==> flow/design.v <==
module SelectionSort_custom_SIMD_instruction (clk, reset, 
	in_v, rd, vrd1, vrd2, 
		in_data, in_vdata1, in_vdata2, 
	out_v, out_rd, out_vrd1, out_vrd2, 
		out_data, out_vdata1, out_vdata2);
	input clk, reset;
	input in_v;
	input [4:0] rd;
	input [2:0] vrd1, vrd2;			
	input [32-1:0] in_data;
	input [256-1:0] in_vdata1, in_vdata2;	
	output out_v;
	output [4:0] out_rd;
	output [2:0] out_vrd1, out_vrd2;	
	output  [32-1:0] out_data;
	output [256-1:0] out_vdata1, out_vdata2;
	reg [13-1:0] valid_sr;
	reg [5*13-1:0] rd_sr; 
	reg [3*13-1:0] vrd1_sr, vrd2_sr;
	always @(posedge clk) begin
		if (reset) begin
			valid_sr<=0; rd_sr<=0; vrd1_sr<=0; vrd2_sr<=0;
		end else begin
			valid_sr<= (valid_sr<<1)|in_v;			
			  rd_sr <= (   rd_sr<<5)| rd;
			vrd1_sr <= ( vrd1_sr<<3)|vrd1; 
			vrd2_sr <= ( vrd2_sr<<3)|vrd2;
		end
	end
	assign out_v   =valid_sr[  13-1];
	assign out_rd  =   rd_sr[5*13-1-:5];
	assign out_vrd1= vrd1_sr[3*13-1-:3]; 
	assign out_vrd2= vrd2_sr[3*13-1-:3];
	wire [255:0] in_valid, out_valid;
	assign in_valid = in_v ? in_vdata1 : 0;
	assign out_vdata1 = out_v ? out_valid : 0;
	SelectionSort selection_sort(.clock(clk), .in(in_valid), .out(out_valid));
	assign out_data = 0;
	assign out_vdata2 = 0;
endmodule  
module SelectionSort
(
  input wire clock,
  input wire [255:0] in,
  output wire [255:0] out
);
  wire [31:0] in_array [7:0];
  wire [31:0] out_array [7:0];
  wire [31:0] intermediate [95:0];
  genvar i;
  for (i=0; i<8; i=i+1) begin
    assign in_array[i] = in[((i+1)*32)-1 -: 32];
  end
  genvar j;
  for (j=0; j<8; j=j+1) begin
    assign out[((j+1)*32)-1 -: 32] = out_array[j];
  end
  CAS_unit cas0_1(clock, in_array[0], in_array[1], intermediate[0], intermediate[1]);
  SR_module nopx_1(clock, in_array[2], intermediate[2]);
  SR_module nopx_2(clock, in_array[3], intermediate[3]);
  SR_module nopx_3(clock, in_array[4], intermediate[4]);
  SR_module nopx_4(clock, in_array[5], intermediate[5]);
  SR_module nopx_5(clock, in_array[6], intermediate[6]);
  SR_module nopx_6(clock, in_array[7], intermediate[7]);
  CAS_unit cas0_2(clock, intermediate[0], intermediate[2], intermediate[8], intermediate[10]);
  SR_module nopx_7(clock, intermediate[1], intermediate[9]);
  SR_module nopx_8(clock, intermediate[3], intermediate[11]);
  SR_module nopx_9(clock, intermediate[4], intermediate[12]);
  SR_module nopx_10(clock, intermediate[5], intermediate[13]);
  SR_module nopx_11(clock, intermediate[6], intermediate[14]);
  SR_module nopx_12(clock, intermediate[7], intermediate[15]);
  CAS_unit cas0_3(clock, intermediate[8], intermediate[11], intermediate[16], intermediate[19]);
  CAS_unit cas4(clock, intermediate[9], intermediate[10], intermediate[17], intermediate[18]);
  SR_module nopx_13(clock, intermediate[12], intermediate[20]);
  SR_module nopx_14(clock, intermediate[13], intermediate[21]);
  SR_module nopx_15(clock, intermediate[14], intermediate[22]);
  SR_module nopx_16(clock, intermediate[15], intermediate[23]);
  CAS_unit cas0_4(clock, intermediate[16], intermediate[20], intermediate[24], intermediate[28]);
  CAS_unit cas6(clock, intermediate[17], intermediate[19], intermediate[25], intermediate[27]);
  SR_module nop17(clock, intermediate[18], intermediate[26]);
  SR_module nop18(clock, intermediate[21], intermediate[29]);
  SR_module nop19(clock, intermediate[22], intermediate[30]);
  SR_module nop20(clock, intermediate[23], intermediate[31]);
  CAS_unit cas0_5(clock, intermediate[24], intermediate[29], intermediate[32], intermediate[37]);
  CAS_unit cas8(clock, intermediate[25], intermediate[28], intermediate[33], intermediate[36]);
  CAS_unit cas9(clock, intermediate[26], intermediate[27], intermediate[34], intermediate[35]);
  SR_module nop21(clock, intermediate[30], intermediate[38]);
  SR_module nop22(clock, intermediate[31], intermediate[39]);
  CAS_unit cas0_6(clock, intermediate[32], intermediate[38], intermediate[40], intermediate[46]);
  CAS_unit cas11(clock, intermediate[33], intermediate[37], intermediate[41], intermediate[45]);
  CAS_unit cas12(clock, intermediate[34], intermediate[36], intermediate[42], intermediate[44]);
  SR_module nop23(clock, intermediate[35], intermediate[43]);
  SR_module nop24(clock, intermediate[39], intermediate[47]);
  CAS_unit cas0_7(clock, intermediate[40], intermediate[47], intermediate[48], intermediate[55]);
  CAS_unit cas14(clock, intermediate[41], intermediate[46], intermediate[49], intermediate[54]);
  CAS_unit cas15(clock, intermediate[42], intermediate[45], intermediate[50], intermediate[53]);
  CAS_unit cas16(clock, intermediate[43], intermediate[44], intermediate[51], intermediate[52]);
  SR_module nop0_1(clock, intermediate[48], intermediate[56]);
  CAS_unit cas17(clock, intermediate[49], intermediate[55], intermediate[57], intermediate[63]);
  CAS_unit cas18(clock, intermediate[50], intermediate[54], intermediate[58], intermediate[62]);
  CAS_unit cas19(clock, intermediate[51], intermediate[53], intermediate[59], intermediate[61]);
  SR_module nop26(clock, intermediate[52], intermediate[60]);
  SR_module nop0_2(clock, intermediate[56], intermediate[64]);
  SR_module nop28(clock, intermediate[57], intermediate[65]);
  CAS_unit cas20(clock, intermediate[58], intermediate[63], intermediate[66], intermediate[71]);
  CAS_unit cas21(clock, intermediate[59], intermediate[62], intermediate[67], intermediate[70]);
  CAS_unit cas22(clock, intermediate[60], intermediate[61], intermediate[68], intermediate[69]);
  SR_module nop0_3(clock, intermediate[64], intermediate[72]);
  SR_module nop30(clock, intermediate[65], intermediate[73]);
  SR_module nop31(clock, intermediate[66], intermediate[74]);
  CAS_unit cas23(clock, intermediate[67], intermediate[71], intermediate[75], intermediate[79]);
  CAS_unit cas24(clock, intermediate[68], intermediate[70], intermediate[76], intermediate[78]);
  SR_module nop32(clock, intermediate[69], intermediate[77]);
  SR_module nop0_4(clock, intermediate[72], intermediate[80]);
  SR_module nop34(clock, intermediate[73], intermediate[81]);
  SR_module nop35(clock, intermediate[74], intermediate[82]);
  SR_module nop36(clock, intermediate[75], intermediate[83]);
  CAS_unit cas25(clock, intermediate[76], intermediate[79], intermediate[84], intermediate[87]);
  CAS_unit cas26(clock, intermediate[77], intermediate[78], intermediate[85], intermediate[86]);
  SR_module nop0_5(clock, intermediate[80], intermediate[88]);
  SR_module nop38(clock, intermediate[81], intermediate[89]);
  SR_module nop39(clock, intermediate[82], intermediate[90]);
  SR_module nop40(clock, intermediate[83], intermediate[91]);
  SR_module nop41(clock, intermediate[84], intermediate[92]);
  CAS_unit cas27(clock, intermediate[85], intermediate[87], intermediate[93], intermediate[95]);
  SR_module nop42(clock, intermediate[86], intermediate[94]);
  SR_module nop0_6(clock, intermediate[88], out_array[0]);
  SR_module nop44(clock, intermediate[89], out_array[1]);
  SR_module nop45(clock, intermediate[90], out_array[2]);
  SR_module nop46(clock, intermediate[91], out_array[3]);
  SR_module nop47(clock, intermediate[92], out_array[4]);
  SR_module nop48(clock, intermediate[93], out_array[5]);
  CAS_unit cas28(clock, intermediate[94], intermediate[95], out_array[6], out_array[7]);
endmodule
module CAS_unit(clk, inA, inB, outA, outB);
	input clk;
	input [31:0] inA;
	input [31:0] inB;
	output reg [31:0] outA;
	output reg [31:0] outB;
	always @(posedge clk) begin
		if (inA<inB) begin
			outA<=inA; outB<=inB;
		end else begin
			outB<=inA; outA<=inB;
		end
	end
endmodule  
module SR_module(clk, din, dout);
	input clk;
	input      [31:0] din;
	output reg [31:0] dout;
	always @(posedge clk) dout<=din;
endmodule  
Wiki page: SelectionSort_custom_SIMD_instruction / tool data

From RTL to reports: SelectionSort_custom_SIMD_instruction
Each step is given for the RTL above and for the edited RTL.
"unedited" refers to lines of the RTL above, "edited" to lines of the edited file.
"change": "edited" minus "unedited" as printed here. "rel. change": 100 x difference / "unedited".
Operators: Yosys type, input widths -> output width; for muxes data width and select width s.
Cell names lack the library's common part.
A cell with -- has no value.

design
  top module = SelectionSort_custom_SIMD_instruction
  clock = clk
  library = sky130hd
  library corner = tt_025C_1v80

Diff
The edit as a unified diff against the file above.
This change comes from a script, not from a designer. The edited design behaves differently; no optimisation was intended.

begin of diff
@@ -140,5 +140,5 @@
 	output reg [31:0] outB;
 	always @(posedge clk) begin
-		if (inA<inB) begin
+		if (inA>=inB) begin
 			outA<=inA; outB<=inB;
 		end else begin
end of diff

Word-level counts
Source: Yosys, flattened and elaborated. Widths are those after wreduce; folded enables and synchronous resets count as part of the registers. Registers that Yosys merges into a memory's read port (data or address) are not register bits. Print and check cells do not count. Equal cells are merged and count once.

storage and ports
  element                     unedited  edited  change  rel. change (%)
  register bits               3484      3484    0       0.00
  input port bits             558       558     0       0.00
  word-level cells            198       198     0       0.00
  output and inout port bits  556       556     0       0.00

cells by class
  element                     unedited  edited  change  rel. change (%)
  muxes and demuxes           58        58      0       0.00
  order comparisons           28        28      0       0.00
  bitwise gates (word level)  4         4       0       0.00

operators by type and width
  operator      unedited  edited  change  rel. change (%)
  $lt 32x32->1  28        0       -28     -100.00
  $ge 32x32->1  0         28      +28     --
  $mux 32       56        56      0       0.00
  $or 39x3->39  2         2       0       0.00
  $mux 256      1         1       0       0.00
  $mux 64       1         1       0       0.00
  $or 13x1->13  1         1       0       0.00
  $or 65x5->65  1         1       0       0.00

Longest topological paths
Depth = most cells in a row (Yosys ltp): at word level without a register or memory, in the mapped netlist without a sequential cell, where the memories' decode and read muxes count.

depth
  element                       unedited  edited  change  rel. change (%)
  depth after elaboration       3         3       0       0.00
  ABC_AREA                      0         0       --      --
  mapped depth                  15        15      0       0.00
  mapped depth without buffers  10        10      0       0.00

Synthesis result
Yosys stat after the flow's synthesis: flattened, memories mapped to cells. It holds for the ABC_AREA given above (unset counts as 0); a run with the other value may have another netlist.

cells by type
  cell type  unedited  edited  change  rel. change (%)
  clkbuf_1   72        255     +183    +254.17
  a21oi_1    293       185     -108    -36.86
  buf_2      110       2       -108    -98.18
  a211oi_1   15        112     +97     +646.67
  mux2_2     1611      1691    +80     +4.97
  mux2_1     117       37      -80     -68.38
  nand2_1    253       209     -44     -17.39
  o21bai_1   1         38      +37     +3700.00
  nor2b_1    172       208     +36     +20.93
  buf_6      42        6       -36     -85.71
  a31oi_1    31        1       -30     -96.77
  inv_1      873       901     +28     +3.21
  ha_1       868       896     +28     +3.23
  nor2_1     124       101     -23     -18.55
  a21o_1     84        107     +23     +27.38
  nand3_1    45        23      -22     -48.89
  nor3_1     12        34      +22     +183.33
  buf_4      317       299     -18     -5.68

Not every row of either side is listed.

synthesis totals
  element                         unedited  edited    change  rel. change (%)
  area of sequential cells (µm²)  69746.9   69746.9   0.0     0.00
  buffer cells                    543       566       +23     +4.24
  standard cells after synthesis  9544      9548      +4      +0.04
  mapped flip-flops               3484      3484      0       0.00
  mapped area (µm²)               119179.3  119128.0  -51.3   -0.04

The figures by module come from a second, unflattened synthesis with its own total; it is not the netlist above.

unflattened totals
  element                                        unedited  edited    change   rel. change (%)
  cells (unflattened synthesis)                  9481      9649      +168     +1.77
  area total of the unflattened synthesis (µm²)  126772.8  121763.0  -5009.8  -3.95

Rows give one instance, submodules left out.

modules, unedited
  module                                 area (µm²)  cells  times used  sequential area (µm²)
  CAS_unit                               3075.4      241    28          1281.2
  SR_module                              640.6       32     48          640.6
  SelectionSort_custom_SIMD_instruction  9910.8      1197   1           3123.0
  SelectionSort                          0.0         0      1           0.0

modules, edited
  module                                 area (µm²)  cells  times used  sequential area (µm²)
  CAS_unit                               2896.5      247    28          1281.2
  SR_module                              640.6       32     48          640.6
  SelectionSort_custom_SIMD_instruction  9910.8      1197   1           3123.0
  SelectionSort                          0.0         0      1           0.0

Timing after synthesis
Path of least setup slack by OpenSTA after synthesis, without wires, with an ideal clock, recovery checks aside; 20% of the period is set as input and as output delay. Where synthesis merged equal registers, the netlist keeps one of their names.

timing post-synthesis
  element                              unedited                            edited                              change  rel. change (%)
  path kind                            input-to-reg                        input-to-reg                        --      --
  start                                in in_v                             in in_v                             --      --
  end                                  reg selection_sort.cas0_1.outB[10]  reg selection_sort.cas0_1.outA[10]  --      --
  delay of the path (ps)               2590                                3191                                +601    +23.20
  data required time (ps)              4428                                4426                                -2      -0.05
  data arrival time (ps)               3418                                4017                                +599    +17.52
  input delay (ps)                     900                                 900                                 0       0.00
  path buffers                         5                                   5                                   0       0.00
  slack (ps)                           1011                                409                                 -602    --
  clock period (ps)                    4500                                4500                                0       0.00
  time at the first pin (ps)           900                                 900                                 0       0.00
  stages                               14                                  14                                  0       0.00
  library setup time (ps)              72                                  74                                  +2      --
  period reached after synthesis (ps)  3489                                4091                                +602    +17.25

"delay of the path" is the arrival time less input delay plus setup time.
"stages" counts driving pins, that of a launching flip-flop among them; a cell with two outputs on the path counts twice.
"period reached after synthesis" is the clock period less the worst setup slack; recovery checks do not enter. This is arithmetic on one report: input and output delays are still those of the set period (20% each).
The rows between start and end are the longest chain of elaborated cells between them; the timing report does not say that the signal goes this way. Where chains are equally long, one stands for them.
Each line given opens the expression or statement behind the cell; cells for indexed reads and writes are added by Yosys, which also makes memories of some case tables.

between the ends, post-synthesis, unedited
  cells stage by stage = clkbuf_1 clkbuf_1 buf_1 nand2_1 inv_1 ha_1 a21o_1 a21o_1 a221oi_1 nand2_1 a31oi_1 buf_2 buf_2 mux2i_1
  length of the longest elaborated chain = 3
  elaborated cells between the ends (all ways) = 3
  RTL lines with such cells = 2
  those cells by class = compare (1); mux (2)

ends and longest elaborated chain, post-synthesis, unedited
  element       line  RTL
  from (decl)   7     input in_v;
  $mux 64       35    assign in_valid = in_v ? in_vdata1 : 0;
  $lt 32x32->1  142   if (inA<inB) begin
  $mux 32       142
  to (assign)   143   outA<=inA; outB<=inB;
  to (assign)   145   outB<=inA; outA<=inB;
  to (decl)     140   output reg [31:0] outB;

between the ends, post-synthesis, edited
  cells stage by stage = clkbuf_1 clkbuf_1 clkbuf_1 nand2_1 ha_1 nand2b_1 a2111oi_0 nor3_1 a21oi_1 a211oi_1 nor4_1 clkbuf_1 buf_1 mux2i_1
  length of the longest elaborated chain = 3
  elaborated cells between the ends (all ways) = 3
  RTL lines with such cells = 2
  those cells by class = compare (1); mux (2)

ends and longest elaborated chain, post-synthesis, edited
  element       line  RTL
  from (decl)   7     input in_v;
  $mux 64       35    assign in_valid = in_v ? in_vdata1 : 0;
  $ge 32x32->1  142   if (inA>=inB) begin
  $mux 32       142
  to (assign)   143   outA<=inA; outB<=inB;
  to (assign)   145   outB<=inA; outA<=inB;
  to (decl)     139   output reg [31:0] outA;

Path in the finished layout
Path of least setup slack in the final report of each run of pair 1 (OpenROAD, finished layout, wires in). Where an end is a register, its clock arrival counts in the times.
The path's times are printed in steps of 10 ps; the period is the one set.

timing after layout
  element                     unedited            edited               change  rel. change (%)
  path kind                   reg-to-output       reg-to-output        --      --
  start                       reg valid_sr[12]    reg valid_sr[12]     --      --
  end                         out out_vdata1[26]  out out_vdata1[105]  --      --
  clock period (ps)           3730                3730                 0       0.00
  slack (ps)                  280                 190                  -90     --
  path buffers                2                   3                    +1      +50.00
  time at the first pin (ps)  880                 960                  +80     +9.09
  external output delay (ps)  750                 750                  0       0.00
  data arrival time (ps)      2710                2790                 +80     +2.95
  stages                      4                   5                    +1      +25.00
  data required time (ps)     2980                2980                 0       0.00

The rows between start and end are the longest chain of elaborated cells between them; the timing report does not say that the signal goes this way. Where chains are equally long, one stands for them.

between the ends, after layout, unedited
  cells stage by stage = dfxtp_4 buf_12 and2_1 clkdlybuf4s50_1
  length of the longest elaborated chain = 1
  elaborated cells between the ends (all ways) = 1
  RTL lines with such cells = 1
  those cells by class = mux (1)

ends and longest elaborated chain, after layout, unedited
  element        line  RTL
  from (decl)    17    reg [13-1:0] valid_sr;
  from (assign)  22    valid_sr<=0; rd_sr<=0; vrd1_sr<=0; vrd2_sr<=0;
  from (assign)  24    valid_sr<= (valid_sr<<1)|in_v;
  $mux 256       36    assign out_vdata1 = out_v ? out_valid : 0;
  to (decl)      16    output [256-1:0] out_vdata1, out_vdata2;

between the ends, after layout, edited
  cells stage by stage = dfxtp_4 buf_12 buf_12 and2_1 clkdlybuf4s50_1
  length of the longest elaborated chain = 1
  elaborated cells between the ends (all ways) = 1
  RTL lines with such cells = 1
  those cells by class = mux (1)

ends and longest elaborated chain, after layout, edited
  element        line  RTL
  from (decl)    17    reg [13-1:0] valid_sr;
  from (assign)  22    valid_sr<=0; rd_sr<=0; vrd1_sr<=0; vrd2_sr<=0;
  from (assign)  24    valid_sr<= (valid_sr<<1)|in_v;
  $mux 256       36    assign out_vdata1 = out_v ? out_valid : 0;
  to (decl)      16    output [256-1:0] out_vdata1, out_vdata2;

Measured runs
Both versions went through the flow (Yosys, OpenROAD) with the same settings in each pair. Constraints: input delay and output delay 20% of the set period each, output load 0.01 pF.

flow settings, pair 1
  CORE_UTILIZATION = 45
  period_ns = 3.73
  CAP_MARGIN = 20
  CORE_MARGIN = 2
  SLEW_MARGIN = 20

measured results, pair 1
  element                                    unedited  edited    change  rel. change (%)
  die footprint (µm²)                        268977.0  268863.0  -114.0  -0.04
  lowest setup slack (ps)                    276       194       -82     --
  Yosys chip area after synthesis (µm²)      119179.3  119128.0  -51.3   -0.04
  standard-cell area after routing (µm²)     139630.0  140562.0  +932.0  +0.67
  worst hold slack in the final report (ps)  194       223       +29     --
  clock period achieved (ps)                 3454      3536      +82     +2.37

flow settings, pair 2
  ABC_AREA = 1
  CAP_MARGIN = 30
  CELL_PAD_IN_SITES_GLOBAL_PLACEMENT = 2
  CORE_ASPECT_RATIO = 0.88
  CORE_UTILIZATION = 24
  CTS_CLUSTER_DIAMETER = 212
  CTS_CLUSTER_SIZE = 37
  GPL_TIMING_DRIVEN = 0
  PLACE_DENSITY = 0.66
  SETUP_SLACK_MARGIN = 0.98
  period_ns = 5.33
  CORE_MARGIN = 2
  SLEW_MARGIN = 20

measured results, pair 2
  element                                    unedited  edited    change    rel. change (%)
  die footprint (µm²)                        530109.0  544910.0  +14801.0  +2.79
  lowest setup slack (ps)                    1214      1279      +65       --
  Yosys chip area after synthesis (µm²)      125829.4  129361.6  +3532.2   +2.81
  standard-cell area after routing (µm²)     143916.0  147735.0  +3819.0   +2.65
  worst hold slack in the final report (ps)  293       280       -13       --
  clock period achieved (ps)                 4117      4051      -66       -1.60

"clock period achieved" means the clock period less the worst setup slack. The figure is calculated, with input and output delays left at 20% of the set period.
